==> flow/design.v <==
module CORDIC_tanInv_sqrt(
    output [15:0] X0,   
    output [15:0] Y0,   
    output [15:0] Z0,   
    input  [15:0] Xin,
    input  [15:0] Yin,
    input  [15:0] Zin,   
    input  clk
);
    wire signed [15:0] x_reg [15:0];
    wire signed [15:0] y_reg [15:0];
    wire signed [15:0] z_reg [15:0];
    wire [15:0] x_reg_sh [15:0];
    wire [15:0] y_reg_sh [15:0];
    wire [15:0] sum_x [15:0];
    wire [15:0] sum_y [15:0];
    wire [15:0] sum_z [15:0];
    wire [15:0] y_co;
    wire [15:0] alpha[15:0];
    assign alpha[0]  = 16'h1921;
    assign alpha[1]  = 16'h0ed6;
    assign alpha[2]  = 16'h07d6;
    assign alpha[3]  = 16'h03fa;
    assign alpha[4]  = 16'h01ff;
    assign alpha[5]  = 16'h00ff;
    assign alpha[6]  = 16'h007f;
    assign alpha[7]  = 16'h003f;
    assign alpha[8]  = 16'h001f;
    assign alpha[9]  = 16'h000f;
    assign alpha[10] = 16'h0007;
    assign alpha[11] = 16'h0003;
    assign alpha[12] = 16'h0001;
    assign alpha[13] = 16'h0001;
    assign alpha[14] = 16'h0001;
    assign alpha[15] = 16'h0000;
    Register rx0(x_reg[0], Xin, clk);
    Register ry0(y_reg[0], Yin, clk);
    Register rz0(z_reg[0], Zin, clk);
    assign x_reg_sh[0] = x_reg[0] >>> 0;
    assign y_reg_sh[0] = y_reg[0] >>> 0;
    not n0(y_co[0], y_reg[0][15]);   
    adder_sub ax0(sum_x[0], , x_reg[0], y_reg_sh[0], y_reg[0][15]);
    adder_sub ay0(sum_y[0], , y_reg[0], x_reg_sh[0], y_co[0]);
    adder_sub az0(sum_z[0], , z_reg[0], alpha[0], y_reg[0][15]);
    genvar i;
    generate
        for (i=1; i<16; i=i+1) begin : vectoring_stages
            Register rx(x_reg[i], sum_x[i-1], clk);
            Register ry(y_reg[i], sum_y[i-1], clk);
            Register rz(z_reg[i], sum_z[i-1], clk);
            assign x_reg_sh[i] = x_reg[i] >>> i;
            assign y_reg_sh[i] = y_reg[i] >>> i;
            not yn(y_co[i], y_reg[i][15]);
            adder_sub ax(sum_x[i], , x_reg[i], y_reg_sh[i], y_reg[i][15]);
            adder_sub ay(sum_y[i], , y_reg[i], x_reg_sh[i], y_co[i]);
            adder_sub az(sum_z[i], , z_reg[i], alpha[i], y_reg[i][15]);
        end
    endgenerate
    Register rx16(X0, sum_x[15], clk);
    Register ry16(Y0, sum_y[15], clk);
    Register rz16(Z0, sum_z[15], clk);
endmodule
module adder_sub(
    output signed [15:0] sum,
    output               carry,     
    input  signed [15:0] in1,
    input  signed [15:0] in2,
    input                cin        
);
    assign carry = 0;   
    assign sum = cin ? (in1 - in2) : (in1 + in2);
endmodule
module Register(
    output reg [15:0] q,
    input      [15:0] d,
    input             clk
);
    always @(posedge clk) begin
        q <= d;
    end
endmodule
--- tool output ---
== Step by step through the tools: CORDIC_tanInv_sqrt ==
Each step is given for the RTL above and for the edited RTL.
Lines under "unedited" count in the file above, lines under "edited" in the edited file.
"change" is "edited" less "unedited", of the values as shown; "rel. change" is that difference over "unedited", in percent.
Operators carry their Yosys type and port widths (W data, S select, Z words).
A cell with - has no value.
Set-up
  top: CORDIC_tanInv_sqrt
  clock input: clk
  cell library: sky130hd
  library corner: tt_025C_1v80

== Edit of the RTL ==
Unified diff, file above to edited file.
A script made this edit. It changes what the design does and was not meant as an optimisation.
begin of diff
@@ -69,5 +69,5 @@
 );
     assign carry = 0;   
-    assign sum = cin ? (in1 - in2) : (in1 + in2);
+    assign sum = cin ? (in1 ^ in2) : (in1 + in2);
 endmodule
 module Register(
end of diff

== Word level ==
Source: Yosys, flattened and elaborated. Widths are those after wreduce; folded enables and synchronous resets count as part of the registers. Registers that Yosys merges into a memory's read port (data or address) are not register bits. Print and check cells do not count. Equal cells are merged and count once.
Bit counts
  register bits after elaboration: unedited 816, edited 816, change 0, rel. change 0.00%
  input port bits: unedited 49, edited 49, change 0, rel. change 0.00%
  output and inout bits: unedited 48, edited 48, change 0, rel. change 0.00%
  elaborated cells: unedited 191, edited 190, change -1, rel. change -0.52%
Operators by class
  add/sub/neg operators: unedited 93, edited 46, change -47, rel. change -50.54%
  mux-type cells: unedited 47, edited 47, change 0, rel. change 0.00%
  bitwise gates (word level): unedited 0, edited 46, change +46
Operator list
  $not A8 Y8: unedited 0, edited 4, change +4
  $sub A16 B2 Y16 const B: unedited 3, edited 0, change -3, rel. change -100.00%
  $not A1 Y1: unedited 0, edited 3, change +3
  $sub A16 B1 Y16: unedited 2, edited 0, change -2, rel. change -100.00%
  $sub A16 B10 Y16: unedited 2, edited 0, change -2, rel. change -100.00%
  $sub A16 B11 Y16: unedited 2, edited 0, change -2, rel. change -100.00%
  $sub A16 B12 Y16: unedited 2, edited 0, change -2, rel. change -100.00%
  $sub A16 B13 Y16: unedited 2, edited 0, change -2, rel. change -100.00%
  $sub A16 B14 Y16: unedited 2, edited 0, change -2, rel. change -100.00%
  $sub A16 B15 Y16: unedited 2, edited 0, change -2, rel. change -100.00%
  $sub A16 B16 Y16: unedited 2, edited 0, change -2, rel. change -100.00%
  $sub A16 B2 Y16: unedited 2, edited 0, change -2, rel. change -100.00%
  $sub A16 B3 Y16: unedited 2, edited 0, change -2, rel. change -100.00%
  $sub A16 B4 Y16: unedited 2, edited 0, change -2, rel. change -100.00%
  $sub A16 B5 Y16: unedited 2, edited 0, change -2, rel. change -100.00%
  $sub A16 B6 Y16: unedited 2, edited 0, change -2, rel. change -100.00%
  $sub A16 B7 Y16: unedited 2, edited 0, change -2, rel. change -100.00%
  $sub A16 B8 Y16: unedited 2, edited 0, change -2, rel. change -100.00%
  $sub A16 B9 Y16: unedited 2, edited 0, change -2, rel. change -100.00%
  $not A5 Y5: unedited 0, edited 2, change +2
  $xor A16 B1 Y16: unedited 0, edited 2, change +2
  $xor A16 B10 Y16: unedited 0, edited 2, change +2
  $xor A16 B11 Y16: unedited 0, edited 2, change +2
  $xor A16 B12 Y16: unedited 0, edited 2, change +2
  $xor A16 B13 Y16: unedited 0, edited 2, change +2
  $xor A16 B14 Y16: unedited 0, edited 2, change +2
  $xor A16 B15 Y16: unedited 0, edited 2, change +2
  $xor A16 B2 Y16: unedited 0, edited 2, change +2
Operator kinds equal on both sides are left out: 30.
Not every row of either side is listed.

== Longest topological paths ==
Yosys ltp: most cells in a row. Word level: on the elaborated netlist, between registers, memories and ports. Mapped: between sequential cells and ports; inverters and the memories' decode and read muxes count.
Depth
  depth after elaboration: unedited 2, edited 2, change 0, rel. change 0.00%
  ABC_AREA: unedited 0, edited 0
  mapped depth: unedited 16, edited 8, change -8, rel. change -50.00%

== After synthesis ==
Yosys stat after the flow's synthesis: flattened, memories mapped to cells. It holds for the ABC_AREA given above (unset counts as 0); a run with the other value may have another netlist.
Cells by type
  sky130_fd_sc_hd__ha_1: unedited 775, edited 480, change -295, rel. change -38.06%
  sky130_fd_sc_hd__inv_1: unedited 330, edited 150, change -180, rel. change -54.55%
  sky130_fd_sc_hd__a21oi_1: unedited 589, edited 421, change -168, rel. change -28.52%
  sky130_fd_sc_hd__xnor2_1: unedited 527, edited 377, change -150, rel. change -28.46%
  sky130_fd_sc_hd__nor2_1: unedited 437, edited 344, change -93, rel. change -21.28%
  sky130_fd_sc_hd__a21o_1: unedited 226, edited 136, change -90, rel. change -39.82%
  sky130_fd_sc_hd__o21ai_0: unedited 301, edited 239, change -62, rel. change -20.60%
  sky130_fd_sc_hd__o21a_1: unedited 121, edited 61, change -60, rel. change -49.59%
  sky130_fd_sc_hd__nor3_1: unedited 108, edited 57, change -51, rel. change -47.22%
  sky130_fd_sc_hd__clkbuf_1: unedited 53, edited 98, change +45, rel. change +84.91%
  sky130_fd_sc_hd__nand2b_1: unedited 102, edited 60, change -42, rel. change -41.18%
  sky130_fd_sc_hd__o211ai_1: unedited 30, edited 71, change +41, rel. change +136.67%
  sky130_fd_sc_hd__nand2_1: unedited 271, edited 307, change +36, rel. change +13.28%
  sky130_fd_sc_hd__a31oi_1: unedited 57, edited 21, change -36, rel. change -63.16%
  sky130_fd_sc_hd__o21bai_1: unedited 59, edited 25, change -34, rel. change -57.63%
  sky130_fd_sc_hd__nand3_1: unedited 78, edited 109, change +31, rel. change +39.74%
  sky130_fd_sc_hd__nor4_1: unedited 37, edited 7, change -30, rel. change -81.08%
  sky130_fd_sc_hd__nand4_1: unedited 22, edited 48, change +26, rel. change +118.18%
Cell types equal on both sides are left out: 11.
Not every row of either side is listed.
Synthesis totals
  cells in the netlist: unedited 5796, edited 4705, change -1091, rel. change -18.82%
  chip area (Yosys) (um^2): unedited 52223.8, edited 43705.7, change -8518.1, rel. change -16.31%
  flip-flops: unedited 815, edited 815, change 0, rel. change 0.00%
By module: a second synthesis without flattening, with its own total; a netlist apart from the flattened one above.
Unflattened totals
  cell total of the unflattened synthesis: unedited 7458, edited 5922, change -1536, rel. change -20.60%
  area (unflattened synthesis) (um^2): unedited 64449.3, edited 54599.9, change -9849.4, rel. change -15.28%
Each row is one instance without its submodules.
Modules, unedited
  adder_sub: times used 48, cells 138, area 1001.0 um^2
  Register: times used 51, cells 16, area 320.3 um^2
  CORDIC_tanInv_sqrt: times used 1, cells 18, area 67.6 um^2
Modules, edited
  adder_sub: times used 48, cells 106, area 795.8 um^2
  Register: times used 51, cells 16, area 320.3 um^2
  CORDIC_tanInv_sqrt: times used 1, cells 18, area 67.6 um^2

== Worst setup path after synthesis ==
Path of least setup slack by OpenSTA after synthesis, without wires, with an ideal clock, recovery checks aside; 20% of the period is set as input and as output delay. Where synthesis merged equal registers, the netlist keeps one of their names.
Timing post-synthesis
  path kind: unedited register -> register, edited register -> register
  start: unedited register vectoring_stages[14].ry.q[15], edited register ry0.q[0]
  end: unedited register vectoring_stages[15].ry.q[12], edited register vectoring_stages[1].rx.q[12]
  period (ps): unedited 7000, edited 7000, change 0, rel. change 0.00%
  arrival (ps): unedited 3515, edited 2107, change -1408, rel. change -40.06%
  slack (ps): unedited 3413, edited 4766, change +1353
  path delay (ps): unedited 3587, edited 2234, change -1353, rel. change -37.72%
  stages: unedited 12, edited 9, change -3, rel. change -25.00%
  period reached after synthesis (ps): unedited 3587, edited 2234, change -1353, rel. change -37.72%
"path delay" = arrival - input delay + setup time.
"stages" counts driving pins, that of a launching flip-flop among them; a cell with two outputs on the path counts twice.
"period reached after synthesis" = period - worst setup slack (recovery checks aside). The figure is calculated, with input and output delays left at 20% of the set period.
The rows between start and end are the longest chain of elaborated cells between them; the timing report does not say that the signal goes this way. Where chains are equally long, one stands for them.
Each line given opens the expression or statement behind the cell; cells for indexed reads and writes are added by Yosys, which also makes memories of some case tables.
On the way, post-synthesis, unedited
  cells stage by stage: sky130_fd_sc_hd__dfxtp_1 > sky130_fd_sc_hd__inv_1 > sky130_fd_sc_hd__o21ai_0 > sky130_fd_sc_hd__ha_1 > sky130_fd_sc_hd__a21o_1 > sky130_fd_sc_hd__a21oi_1 > sky130_fd_sc_hd__o21bai_1 > sky130_fd_sc_hd__o311ai_0 > sky130_fd_sc_hd__a21boi_0 > sky130_fd_sc_hd__o21a_1 > sky130_fd_sc_hd__nor2_1 > sky130_fd_sc_hd__xnor2_1
  length of the longest elaborated chain: 1
RTL lines, path post-synthesis, unedited
  start: declaration: RTL line 74  | output reg [15:0] q,
  start: assignment: RTL line 79  | q <= d;
  $mux W16: RTL line 71  | assign sum = cin ? (in1 - in2) : (in1 + in2);
  end: assignment: RTL line 79
  end: declaration: RTL line 74
On the way, post-synthesis, edited
  cells stage by stage: sky130_fd_sc_hd__dfxtp_1 > sky130_fd_sc_hd__ha_1 > sky130_fd_sc_hd__fa_1 > sky130_fd_sc_hd__a21oi_1 > sky130_fd_sc_hd__o2111ai_1 > sky130_fd_sc_hd__a221o_1 > sky130_fd_sc_hd__and3_1 > sky130_fd_sc_hd__o21a_1 > sky130_fd_sc_hd__xor2_1
  length of the longest elaborated chain: 2
RTL lines, path post-synthesis, edited
  start: declaration: RTL line 74  | output reg [15:0] q,
  start: assignment: RTL line 79  | q <= d;
  $add A16 B16 Y16: RTL line 71  | assign sum = cin ? (in1 ^ in2) : (in1 + in2);
  $mux W16: RTL line 71
  end: assignment: RTL line 79
  end: declaration: RTL line 74

== Worst path after layout ==
From the final timing report of the runs of pair 1: the path of least setup slack in the routed layout; clock arrival at registers is part of the times.
The path's times are printed in steps of 10 ps; the period is the one set.
Timing post-layout
  path kind: unedited register -> register, edited register -> output
  start: unedited register vectoring_stages[11].ry.q[15], edited register ry16.q[12]
  end: unedited register vectoring_stages[12].ry.q[15], edited output Y0[12]
  period (ps): unedited 7000, edited 7000, change 0, rel. change 0.00%
  arrival (ps): unedited 4210, edited 1510, change -2700, rel. change -64.13%
  slack (ps): unedited 3330, edited 4090, change +760
  stages: unedited 14, edited 2, change -12, rel. change -85.71%
The rows between start and end are the longest chain of elaborated cells between them; the timing report does not say that the signal goes this way. Where chains are equally long, one stands for them.
On the way, post-layout, unedited
  cells stage by stage: sky130_fd_sc_hd__dfxtp_1 > sky130_fd_sc_hd__buf_4 > sky130_fd_sc_hd__clkinv_1 > sky130_fd_sc_hd__nor2_1 > sky130_fd_sc_hd__a21oi_1 > sky130_fd_sc_hd__ha_1 > sky130_fd_sc_hd__a21oi_1 > sky130_fd_sc_hd__o21ai_0 > sky130_fd_sc_hd__and3_1 > sky130_fd_sc_hd__a221o_1 > sky130_fd_sc_hd__a21oi_1 > sky130_fd_sc_hd__o21ai_1 > sky130_fd_sc_hd__a2111oi_0 > sky130_fd_sc_hd__nor3_1
  length of the longest elaborated chain: 2
RTL lines, path post-layout, unedited
  start: declaration: RTL line 74  | output reg [15:0] q,
  start: assignment: RTL line 79  | q <= d;
  $sub A16 B5 Y16: RTL line 71  | assign sum = cin ? (in1 - in2) : (in1 + in2);
  $mux W16: RTL line 71
  end: assignment: RTL line 79
  end: declaration: RTL line 74
On the way, post-layout, edited
  cells stage by stage: sky130_fd_sc_hd__dfxtp_1 > sky130_fd_sc_hd__clkdlybuf4s50_1
  length of the longest elaborated chain: 0
RTL lines, path post-layout, edited
  start: declaration: RTL line 74  | output reg [15:0] q,
  start: assignment: RTL line 79  | q <= d;
  end: declaration: RTL line 3  | output [15:0] Y0,

== Measured runs ==
Both versions went through the flow (Yosys, OpenROAD) with the same settings in each pair. Constraints: input delay and output delay 20% of the set period each, output load 0.01 pF.
Flow settings, pair 1
  CORE_UTILIZATION: 45
  period_ns: 7.0
  CAP_MARGIN: 20
  CORE_MARGIN: 2
  SLEW_MARGIN: 20
Measured results, pair 1
  mapped cell area after synthesis (um^2): unedited 52223.8, edited 43705.7, change -8518.1, rel. change -16.31%
  die size (um^2): unedited 118794.0, edited 99631.8, change -19162.2, rel. change -16.13%
  standard-cell area after layout (um^2): unedited 58128.2, edited 48980.7, change -9147.5, rel. change -15.74%
  utilization (%): unedited 50.7, edited 50.8, change +0.1
  setup slack of the worst path (ps): unedited 3335, edited 4086, change +751
  total negative setup slack (ps): unedited 0, edited 0, change 0
Flow settings, pair 2
  CAP_MARGIN: 15
  CORE_ASPECT_RATIO: 1.65
  CORE_UTILIZATION: 45
  CTS_CLUSTER_DIAMETER: 361
  GPL_ROUTABILITY_DRIVEN: 1
  MAX_ROUTING_LAYER: met4
  SLEW_MARGIN: 10
  period_ns: 3.14
  CORE_MARGIN: 2
Measured results, pair 2
  mapped cell area after synthesis (um^2): unedited 52223.8, edited 43705.7, change -8518.1, rel. change -16.31%
  die size (um^2): unedited 118878.0, edited 99710.1, change -19167.9, rel. change -16.12%
  standard-cell area after layout (um^2): unedited 62807.7, edited 48904.4, change -13903.3, rel. change -22.14%
  utilization (%): unedited 54.6, edited 50.9, change -3.7
  setup slack of the worst path (ps): unedited 90, edited 498, change +408
  total negative setup slack (ps): unedited 0, edited 0, change 0
--- end ---
